==> flow/design.v <==
module cordic(
    input signed [29:0] i_angle,
    input i_clk,
    input i_rst,
    input i_start,
    output signed [29:0] o_sin,
    output signed [29:0] o_cos,
    output o_done
);
localparam WD_EXT = 28;
localparam WD_INT = 62;
localparam START_VAL = 64'h26dd3b6a10d79a00;
localparam max_i = 8'd62;
reg signed [WD_INT+1:0] x;
reg signed [WD_INT+1:0] y; 
reg signed [WD_INT+1:0] z; 
reg signed [WD_INT+1:0] angle;
reg done;
assign o_done = done;
assign o_sin = y[(WD_INT+1):(WD_INT-WD_EXT)];
assign o_cos = x[(WD_INT+1):(WD_INT-WD_EXT)];
reg [7:0] i;
reg [7:0] state;
localparam 
    s_rst = 8'b0,
    s_work = 8'b1;
wire [WD_INT+1:0] atan [WD_INT:0];
assign atan[0] = 	63'h3243f6a8885a3000;
assign atan[1] = 	63'h1dac670561bb4f00;
assign atan[2] = 	63'hfadbafc96406e80;
assign atan[3] = 	63'h7f56ea6ab0bdb80;
assign atan[4] = 	63'h3feab76e59fbd40;
assign atan[5] = 	63'h1ffd55bba976250;
assign atan[6] = 	63'hfffaaadddb94d8;
assign atan[7] = 	63'h7fff5556eeea5c;
assign atan[8] = 	63'h3fffeaaab7776e;
assign atan[9] = 	63'h1ffffd5555bbbc;
assign atan[10] = 	63'hfffffaaaaadde;
assign atan[11] = 	63'h7fffff555556e;
assign atan[12] = 	63'h3fffffeaaaaaa;
assign atan[13] = 	63'h1ffffffd55554;
assign atan[14] = 	63'hfffffffaaaaa;
assign atan[15] = 	63'h7fffffff5554;
assign atan[16] = 	63'h3fffffffeaaa;
assign atan[17] = 	63'h1ffffffffd54;
assign atan[18] = 	63'hfffffffffaa;
assign atan[19] = 	63'h7fffffffff4;
assign atan[20] = 	63'h3fffffffffe;
assign atan[21] = 	63'h1fffffffffe;
assign atan[22] = 	63'hfffffffffe;
assign atan[23] = 	63'h7ffffffffe;
assign atan[24] = 	63'h3ffffffffe;
assign atan[25] = 	63'h1ffffffffe;
assign atan[26] = 	63'hffffffffe;
assign atan[27] = 	63'h800000000;
assign atan[28] = 	63'h400000000;
assign atan[29] = 	63'h200000000;
assign atan[30] = 	63'h100000000;
assign atan[31] = 	63'h80000000;
assign atan[32] = 	63'h40000000;
assign atan[33] = 	63'h20000000;
assign atan[34] = 	63'h10000000;
assign atan[35] = 	63'h8000000;
assign atan[36] = 	63'h4000000;
assign atan[37] = 	63'h2000000;
assign atan[38] = 	63'h1000000;
assign atan[39] = 	63'h800000;
assign atan[40] = 	63'h400000;
assign atan[41] = 	63'h200000;
assign atan[42] = 	63'h100000;
assign atan[43] = 	63'h80000;
assign atan[44] = 	63'h40000;
assign atan[45] = 	63'h20000;
assign atan[46] = 	63'h10000;
assign atan[47] = 	63'h8000;
assign atan[48] = 	63'h4000;
assign atan[49] = 	63'h2000;
assign atan[50] = 	63'h1000;
assign atan[51] = 	63'h800;
assign atan[52] = 	63'h400;
assign atan[53] = 	63'h200;
assign atan[54] = 	63'h100;
assign atan[55] = 	63'h80;
assign atan[56] = 	63'h40;
assign atan[57] = 	63'h20;
assign atan[58] = 	63'h10;
assign atan[59] = 	63'h8;
assign atan[60] = 	63'h4;
assign atan[61] = 	63'h2;
assign atan[62] = 	63'h1;
always @(posedge i_clk) begin
    if(i_rst) begin
        x <= 0;
        y <= 0;
        done <= 0;
        i <= 0;
        state <= s_rst;
    end
    else begin
        case (state)
            s_rst: begin
                if(i_start) begin
                    angle <= i_angle <<< (WD_INT-WD_EXT);
                    state <= s_work;
                    i <= 0;
                    x <= START_VAL;
                    y <= 0;
                    z <= 0;
                    done <= 0;
                end
            end
            s_work: begin
                if (z<=angle) begin
                    z <= z + atan[i];
                    x <= x - (y>>>i);
                    y <= y + (x>>>i);
                end
                else begin
                    z <= z - atan[i];
                    x <= x + (y>>>i);
                    y <= y - (x>>>i);
                end
                i <= i+1;
                if(i == max_i) begin
                    done <= 1'b1;
                    state <= s_rst;
                end
            end
        endcase
    end
end
endmodule
Appendix: tool output

=== Reports on cordic ===
Module cordic before and after one edit of its RTL, step after step.
"before" refers to lines of the RTL above, "after" to lines of the edited file.
"difference" is "after" less "before", of the values as shown; "relative change" is that difference over "before", in percent.
The mark - stands for no value.

* Design top: cordic
* Clock: i_clk
* Standard-cell library: sky130hd
* Corner: tt_025C_1v80

=== The edit ===
The edit as a unified diff against the file above.
This change comes from a script, not from a designer. The edited design behaves differently; no optimisation was intended.

<pre>
@@ -8,5 +8,5 @@
     output o_done
 );
-localparam WD_EXT = 28;
+localparam WD_EXT = 21;
 localparam WD_INT = 62;
 localparam START_VAL = 64'h26dd3b6a10d79a00;
</pre>

=== After elaboration ===
Counts by Yosys on the flattened word-level netlist (proc, flatten, opt, wreduce; memories kept). Register bits leave out memories and registers merged into their read ports (data or address). Print and check cells are left out. Cells with the same type and inputs are merged into one.

{| class="wikitable"
|+ Operators by class
! item !! before !! after !! difference !! relative change (%)
|-
| bitwise gates (word level) || 1 || 1 || 0 || 0.00
|-
| reduce/logical cells || 7 || 7 || 0 || 0.00
|-
| magnitude comparators || 1 || 1 || 0 || 0.00
|-
| shift operators || 2 || 2 || 0 || 0.00
|-
| equality and inequality tests || 66 || 66 || 0 || 0.00
|-
| muxes and demuxes || 23 || 23 || 0 || 0.00
|-
| add/sub/neg operators || 7 || 7 || 0 || 0.00
|}

Unchanged operator kinds not shown: 27.

{| class="wikitable"
|+ Bit counts
! item !! before !! after !! difference !! relative change (%)
|-
| output and inout bits || 61 || 61 || 0 || 0.00
|-
| input port bits || 33 || 33 || 0 || 0.00
|-
| word-level cells || 114 || 114 || 0 || 0.00
|-
| register bits after elaboration || 239 || 232 || -7 || -2.93
|}

=== Logic depth ===
Longest topological path by Yosys (ltp), each cell counted once; first at word level (registers and memories cut), then after technology mapping (sequential cells cut; the memories' decode and read muxes count).

{| class="wikitable"
|+ Logic depth
! item !! before !! after !! difference !! relative change (%)
|-
| depth in word-level cells || 8 || 8 || 0 || 0.00
|-
| ABC_AREA || 0 || 0 || - || -
|-
| mapped depth || 39 || 37 || -2 || -5.13
|-
| depth with buffers taken out || 31 || 30 || -1 || -3.23
|}

=== Mapped cells and area ===
Source: synth_stat.txt of the flow (Yosys; design flattened, memories mapped). It holds for the ABC_AREA given above (unset counts as 0); a run with the other value may have another netlist.

{| class="wikitable"
|+ Cells by type
! type !! before !! after !! difference !! relative change (%)
|-
| sky130_fd_sc_hd__o22ai_1 || 108 || 160 || +52 || +48.15
|-
| sky130_fd_sc_hd__nand3_1 || 131 || 86 || -45 || -34.35
|-
| sky130_fd_sc_hd__mux2_2 || 77 || 119 || +42 || +54.55
|-
| sky130_fd_sc_hd__nand2_1 || 411 || 370 || -41 || -9.98
|-
| sky130_fd_sc_hd__o21ai_0 || 296 || 263 || -33 || -11.15
|-
| sky130_fd_sc_hd__mux2i_1 || 88 || 55 || -33 || -37.50
|-
| sky130_fd_sc_hd__nand2b_1 || 47 || 69 || +22 || +46.81
|-
| sky130_fd_sc_hd__buf_2 || 53 || 73 || +20 || +37.74
|-
| sky130_fd_sc_hd__a22o_1 || 33 || 13 || -20 || -60.61
|-
| sky130_fd_sc_hd__a21o_1 || 134 || 153 || +19 || +14.18
|-
| sky130_fd_sc_hd__clkbuf_1 || 164 || 182 || +18 || +10.98
|-
| sky130_fd_sc_hd__o21a_1 || 28 || 46 || +18 || +64.29
|-
| sky130_fd_sc_hd__o31ai_1 || 30 || 47 || +17 || +56.67
|-
| sky130_fd_sc_hd__xor2_1 || 151 || 135 || -16 || -10.60
|-
| sky130_fd_sc_hd__nand4_1 || 44 || 60 || +16 || +36.36
|-
| sky130_fd_sc_hd__o211ai_1 || 39 || 53 || +14 || +35.90
|-
| sky130_fd_sc_hd__a222oi_1 || 18 || 5 || -13 || -72.22
|-
| sky130_fd_sc_hd__nor4b_1 || 4 || 17 || +13 || +325.00
|}

Unchanged cell types not shown: 20.
Not every row of either side is listed.

{| class="wikitable"
|+ Synthesis totals
! item !! before !! after !! difference !! relative change (%)
|-
| mapped flip-flops || 233 || 226 || -7 || -3.00
|-
| cells in the netlist || 4,699 || 4,813 || +114 || +2.43
|-
| synthesis area (µm²) || 34,569.4 || 35,641.7 || +1,072.3 || +3.10
|}

=== Worst setup path after synthesis ===
Source: OpenSTA report_checks on the synthesized netlist (no wires, ideal clock, input and output delay 20% of the period each), path of least setup slack; recovery checks are left aside. Register names are those of the netlist, which keeps one name where synthesis merged equal registers.

{| class="wikitable"
|+ Timing post-synthesis
! item !! before !! after !! difference !! relative change (%)
|-
| path kind || flip-flop to flip-flop || flip-flop to flip-flop || - || -
|-
| from || register i[0] || register i[1] || - || -
|-
| to || register z[56] || register z[63] || - || -
|-
| required time (ps) || 10,734 || 10,734 || 0 || 0.00
|-
| delay of the path (ps) || 7,740 || 8,105 || +365 || +4.72
|-
| data arrival time (ps) || 7,474 || 7,839 || +365 || +4.88
|-
| period (ps) || 11,000 || 11,000 || 0 || 0.00
|-
| stages || 37 || 35 || -2 || -5.41
|-
| path slack (ps) || 3,260 || 2,895 || -365 || -
|-
| period reached after synthesis (ps) || 7,740 || 8,105 || +365 || +4.72
|}

"delay of the path" = arrival - input delay + setup time.
"stages": output pins that drive a net of the path, with the launching flip-flop's if there is one; two outputs of one cell count as two.
"period reached after synthesis" = period - worst setup slack (recovery checks aside). The figure is calculated, with input and output delays left at 20% of the set period.
Between the ends stands the longest chain of elaborated cells between them, by number of cells; it is not shown to be the way that was timed. Of several equally long chains one is given.
Each line given opens the expression or statement behind the cell; cells for indexed reads and writes are added by Yosys, which also makes memories of some case tables.
At most two assigning lines are given for a register; there are more.

On the way, post-synthesis, before:
* Path through: sky130_fd_sc_hd__dfxtp_1 sky130_fd_sc_hd__buf_6 sky130_fd_sc_hd__buf_8 sky130_fd_sc_hd__buf_8 sky130_fd_sc_hd__buf_8 sky130_fd_sc_hd__buf_6 sky130_fd_sc_hd__buf_6 sky130_fd_sc_hd__buf_8 sky130_fd_sc_hd__inv_1 sky130_fd_sc_hd__ha_1 sky130_fd_sc_hd__or2_2 sky130_fd_sc_hd__nand3_1 sky130_fd_sc_hd__nand2_1 sky130_fd_sc_hd__a2111oi_0 sky130_fd_sc_hd__and4b_1 sky130_fd_sc_hd__and3_1 sky130_fd_sc_hd__nand3_1 sky130_fd_sc_hd__nor3_1 sky130_fd_sc_hd__and2_1 sky130_fd_sc_hd__nand2_1 sky130_fd_sc_hd__o21ai_0 sky130_fd_sc_hd__xnor2_1 sky130_fd_sc_hd__ha_1 sky130_fd_sc_hd__a21o_1 sky130_fd_sc_hd__a21o_1 sky130_fd_sc_hd__a31oi_1 sky130_fd_sc_hd__o211ai_1 sky130_fd_sc_hd__a21o_1 sky130_fd_sc_hd__a221oi_1 sky130_fd_sc_hd__a41oi_1 sky130_fd_sc_hd__a21oi_1 sky130_fd_sc_hd__o21ai_0 sky130_fd_sc_hd__a211o_1 sky130_fd_sc_hd__a31o_2 sky130_fd_sc_hd__a221oi_1 sky130_fd_sc_hd__xor2_1 sky130_fd_sc_hd__nor2_1
* Cells in the longest elaborated chain: 8

{| class="wikitable"
|+ RTL lines, path post-synthesis, before
! item !! RTL line !! RTL
|-
| start: declaration || 22 || <nowiki>reg [7:0] i;</nowiki>
|-
| start: assignment || 96 || <nowiki>i <= 0;</nowiki>
|-
| start: assignment || 123 || <nowiki>i <= i+1;</nowiki>
|-
| 6-bit equality test || 119 || <nowiki>z <= z - atan[i];</nowiki>
|-
| 64-bit case mux with 63-bit select || 119 ||
|-
| 64-bit 2-to-1 mux || 113 || <nowiki>if (z<=angle) begin</nowiki>
|-
| 64-bit 2-to-1 mux || 100 || <nowiki>case (state)</nowiki>
|-
| 64-bit 2-to-1 mux || 92 || <nowiki>if(i_rst) begin</nowiki>
|-
| 64-bit subtractor || 119 ||
|-
| 64-bit 2-to-1 mux || 113 ||
|-
| 64-bit case mux with 2-bit select || 100 ||
|-
| end: assignment || 114 || <nowiki>z <= z + atan[i];</nowiki>
|-
| end: assignment || 119 ||
|-
| end: declaration || 16 || <nowiki>reg signed [WD_INT+1:0] z;</nowiki>
|}

On the way, post-synthesis, after:
* Path through: sky130_fd_sc_hd__dfxtp_1 sky130_fd_sc_hd__buf_2 sky130_fd_sc_hd__buf_2 sky130_fd_sc_hd__buf_1 sky130_fd_sc_hd__inv_1 sky130_fd_sc_hd__ha_1 sky130_fd_sc_hd__or3_4 sky130_fd_sc_hd__a221oi_4 sky130_fd_sc_hd__a21oi_1 sky130_fd_sc_hd__or4_4 sky130_fd_sc_hd__or3_4 sky130_fd_sc_hd__a2111oi_4 sky130_fd_sc_hd__nand3b_2 sky130_fd_sc_hd__nor3_2 sky130_fd_sc_hd__and3_1 sky130_fd_sc_hd__and2_4 sky130_fd_sc_hd__nand4_4 sky130_fd_sc_hd__o41a_1 sky130_fd_sc_hd__buf_6 sky130_fd_sc_hd__buf_12 sky130_fd_sc_hd__xnor2_2 sky130_fd_sc_hd__ha_1 sky130_fd_sc_hd__nand2_1 sky130_fd_sc_hd__o21ai_0 sky130_fd_sc_hd__a21o_1 sky130_fd_sc_hd__a21o_1 sky130_fd_sc_hd__a21o_1 sky130_fd_sc_hd__a211o_1 sky130_fd_sc_hd__a21oi_1 sky130_fd_sc_hd__o21ai_0 sky130_fd_sc_hd__a41o_1 sky130_fd_sc_hd__a41oi_1 sky130_fd_sc_hd__a21oi_1 sky130_fd_sc_hd__xnor2_1 sky130_fd_sc_hd__nor2_1
* Cells in the longest elaborated chain: 8

{| class="wikitable"
|+ RTL lines, path post-synthesis, after
! item !! RTL line !! RTL
|-
| start: declaration || 22 || <nowiki>reg [7:0] i;</nowiki>
|-
| start: assignment || 96 || <nowiki>i <= 0;</nowiki>
|-
| start: assignment || 123 || <nowiki>i <= i+1;</nowiki>
|-
| 6-bit equality test || 119 || <nowiki>z <= z - atan[i];</nowiki>
|-
| 64-bit case mux with 63-bit select || 119 ||
|-
| 64-bit 2-to-1 mux || 113 || <nowiki>if (z<=angle) begin</nowiki>
|-
| 64-bit 2-to-1 mux || 100 || <nowiki>case (state)</nowiki>
|-
| 64-bit 2-to-1 mux || 92 || <nowiki>if(i_rst) begin</nowiki>
|-
| 64-bit subtractor || 119 ||
|-
| 64-bit 2-to-1 mux || 113 ||
|-
| 64-bit case mux with 2-bit select || 100 ||
|-
| end: assignment || 114 || <nowiki>z <= z + atan[i];</nowiki>
|-
| end: assignment || 119 ||
|-
| end: declaration || 16 || <nowiki>reg signed [WD_INT+1:0] z;</nowiki>
|}

=== Worst path after layout ===
Path of least setup slack in the final report of each run of set A (OpenROAD, finished layout, wires in). Where an end is a register, its clock arrival counts in the times.
The report prints the path's times to 10 ps; the period is as set.

{| class="wikitable"
|+ Timing post-layout
! item !! before !! after !! difference !! relative change (%)
|-
| path kind || flip-flop to flip-flop || flip-flop to flip-flop || - || -
|-
| from || register i[0] || register i[0] || - || -
|-
| to || register z[56] || register y[63] || - || -
|-
| period (ps) || 10,400 || 10,400 || 0 || 0.00
|-
| required time (ps) || 10,720 || 10,880 || +160 || +1.49
|-
| stages || 32 || 33 || +1 || +3.12
|-
| path slack (ps) || 560 || 900 || +340 || -
|-
| data arrival time (ps) || 10,160 || 9,980 || -180 || -1.77
|}

Between the ends stands the longest chain of elaborated cells between them, by number of cells; it is not shown to be the way that was timed. Of several equally long chains one is given.
At most two assigning lines are given for a register; there are more.

On the way, post-layout, before:
* Path through: sky130_fd_sc_hd__dfxtp_4 sky130_fd_sc_hd__inv_1 sky130_fd_sc_hd__ha_1 sky130_fd_sc_hd__nor4_1 sky130_fd_sc_hd__o22a_1 sky130_fd_sc_hd__a21oi_1 sky130_fd_sc_hd__or3b_1 sky130_fd_sc_hd__a311oi_1 sky130_fd_sc_hd__o2111a_1 sky130_fd_sc_hd__inv_1 sky130_fd_sc_hd__nand3_1 sky130_fd_sc_hd__or4_1 sky130_fd_sc_hd__nor4_1 sky130_fd_sc_hd__a41oi_1 sky130_fd_sc_hd__xnor2_1 sky130_fd_sc_hd__ha_1 sky130_fd_sc_hd__a21o_1 sky130_fd_sc_hd__a21oi_1 sky130_fd_sc_hd__o21bai_1 sky130_fd_sc_hd__a21oi_1 sky130_fd_sc_hd__nor2_1 sky130_fd_sc_hd__a221oi_1 sky130_fd_sc_hd__a41oi_1 sky130_fd_sc_hd__a21oi_1 sky130_fd_sc_hd__buf_4 sky130_fd_sc_hd__o21ai_0 sky130_fd_sc_hd__buf_4 sky130_fd_sc_hd__a211o_1 sky130_fd_sc_hd__a31o_2 sky130_fd_sc_hd__a221oi_1 sky130_fd_sc_hd__xor2_1 sky130_fd_sc_hd__nor2_1
* Cells in the longest elaborated chain: 8

{| class="wikitable"
|+ RTL lines, path post-layout, before
! item !! RTL line !! RTL
|-
| start: declaration || 22 || <nowiki>reg [7:0] i;</nowiki>
|-
| start: assignment || 96 || <nowiki>i <= 0;</nowiki>
|-
| start: assignment || 123 || <nowiki>i <= i+1;</nowiki>
|-
| 6-bit equality test || 119 || <nowiki>z <= z - atan[i];</nowiki>
|-
| 64-bit case mux with 63-bit select || 119 ||
|-
| 64-bit 2-to-1 mux || 113 || <nowiki>if (z<=angle) begin</nowiki>
|-
| 64-bit 2-to-1 mux || 100 || <nowiki>case (state)</nowiki>
|-
| 64-bit 2-to-1 mux || 92 || <nowiki>if(i_rst) begin</nowiki>
|-
| 64-bit subtractor || 119 ||
|-
| 64-bit 2-to-1 mux || 113 ||
|-
| 64-bit case mux with 2-bit select || 100 ||
|-
| end: assignment || 114 || <nowiki>z <= z + atan[i];</nowiki>
|-
| end: assignment || 119 ||
|-
| end: declaration || 16 || <nowiki>reg signed [WD_INT+1:0] z;</nowiki>
|}

On the way, post-layout, after:
* Path through: sky130_fd_sc_hd__dfxtp_4 sky130_fd_sc_hd__buf_4 sky130_fd_sc_hd__buf_4 sky130_fd_sc_hd__mux2_2 sky130_fd_sc_hd__o22ai_1 sky130_fd_sc_hd__nor3_1 sky130_fd_sc_hd__o21ai_0 sky130_fd_sc_hd__nand4_1 sky130_fd_sc_hd__nor2_1 sky130_fd_sc_hd__ha_1 sky130_fd_sc_hd__and3_1 sky130_fd_sc_hd__nand3_1 sky130_fd_sc_hd__nor4b_4 sky130_fd_sc_hd__nand2_1 sky130_fd_sc_hd__a2111oi_0 sky130_fd_sc_hd__nand2_1 sky130_fd_sc_hd__nand2_1 sky130_fd_sc_hd__xor2_1 sky130_fd_sc_hd__ha_1 sky130_fd_sc_hd__a21oi_1 sky130_fd_sc_hd__nor2b_1 sky130_fd_sc_hd__o21ai_0 sky130_fd_sc_hd__nand4_1 sky130_fd_sc_hd__o21ai_0 sky130_fd_sc_hd__a21oi_1 sky130_fd_sc_hd__o41ai_1 sky130_fd_sc_hd__buf_4 sky130_fd_sc_hd__o31ai_1 sky130_fd_sc_hd__a221o_1 sky130_fd_sc_hd__buf_4 sky130_fd_sc_hd__nor2_1 sky130_fd_sc_hd__a2111oi_0 sky130_fd_sc_hd__o32a_1
* Cells in the longest elaborated chain: 4

{| class="wikitable"
|+ RTL lines, path post-layout, after
! item !! RTL line !! RTL
|-
| start: declaration || 22 || <nowiki>reg [7:0] i;</nowiki>
|-
| start: assignment || 96 || <nowiki>i <= 0;</nowiki>
|-
| start: assignment || 123 || <nowiki>i <= i+1;</nowiki>
|-
| 64-bit by 8-bit >>> shifter with 64-bit output || 121 || <nowiki>y <= y - (x>>>i);</nowiki>
|-
| 64-bit subtractor || 121 ||
|-
| 64-bit 2-to-1 mux || 113 || <nowiki>if (z<=angle) begin</nowiki>
|-
| 64-bit case mux with 2-bit select || 100 || <nowiki>case (state)</nowiki>
|-
| end: assignment || 116 || <nowiki>y <= y + (x>>>i);</nowiki>
|-
| end: assignment || 121 ||
|-
| end: declaration || 15 || <nowiki>reg signed [WD_INT+1:0] y;</nowiki>
|}

=== Flow runs ===
Both versions went through the flow (Yosys, OpenROAD) with the same settings in each pair. Constraints: input delay and output delay 20% of the set period each, output load 0.01 pF.

Flow settings, set A:
* CORE_UTILIZATION: 40
* period_ns: 10.4
* CAP_MARGIN: 20
* CORE_MARGIN: 2
* SLEW_MARGIN: 20

{| class="wikitable"
|+ Measured results, set A
! item !! before !! after !! difference !! relative change (%)
|-
| total design power (mW) || 7.587 || 7.838 || +0.251 || +3.31
|-
| total negative slack (ps) || 0 || 0 || 0 || -
|-
| setup slack of the worst path (ps) || 564 || 900 || +336 || -
|-
| die outline area (µm²) || 88,792.1 || 91,509.3 || +2,717.2 || +3.06
|-
| utilization of the finished layout || 0.445 || 0.436 || -0.009 || -
|-
| period reached (ps) || 9,836 || 9,500 || -336 || -3.42
|-
| worst hold slack in the final report (ps) || 529 || 488 || -41 || -
|-
| std-cell area (final layout) (µm²) || 37,981.4 || 38,573.2 || +591.8 || +1.56
|-
| cell area after synthesis (µm²) || 34,569.4 || 35,641.7 || +1,072.3 || +3.10
|}

"period reached" means the clock period less the worst setup slack. The figure is calculated, with input and output delays left at 20% of the set period.
"total design power": no workload was simulated; the value follows from the tool's default switching activity.
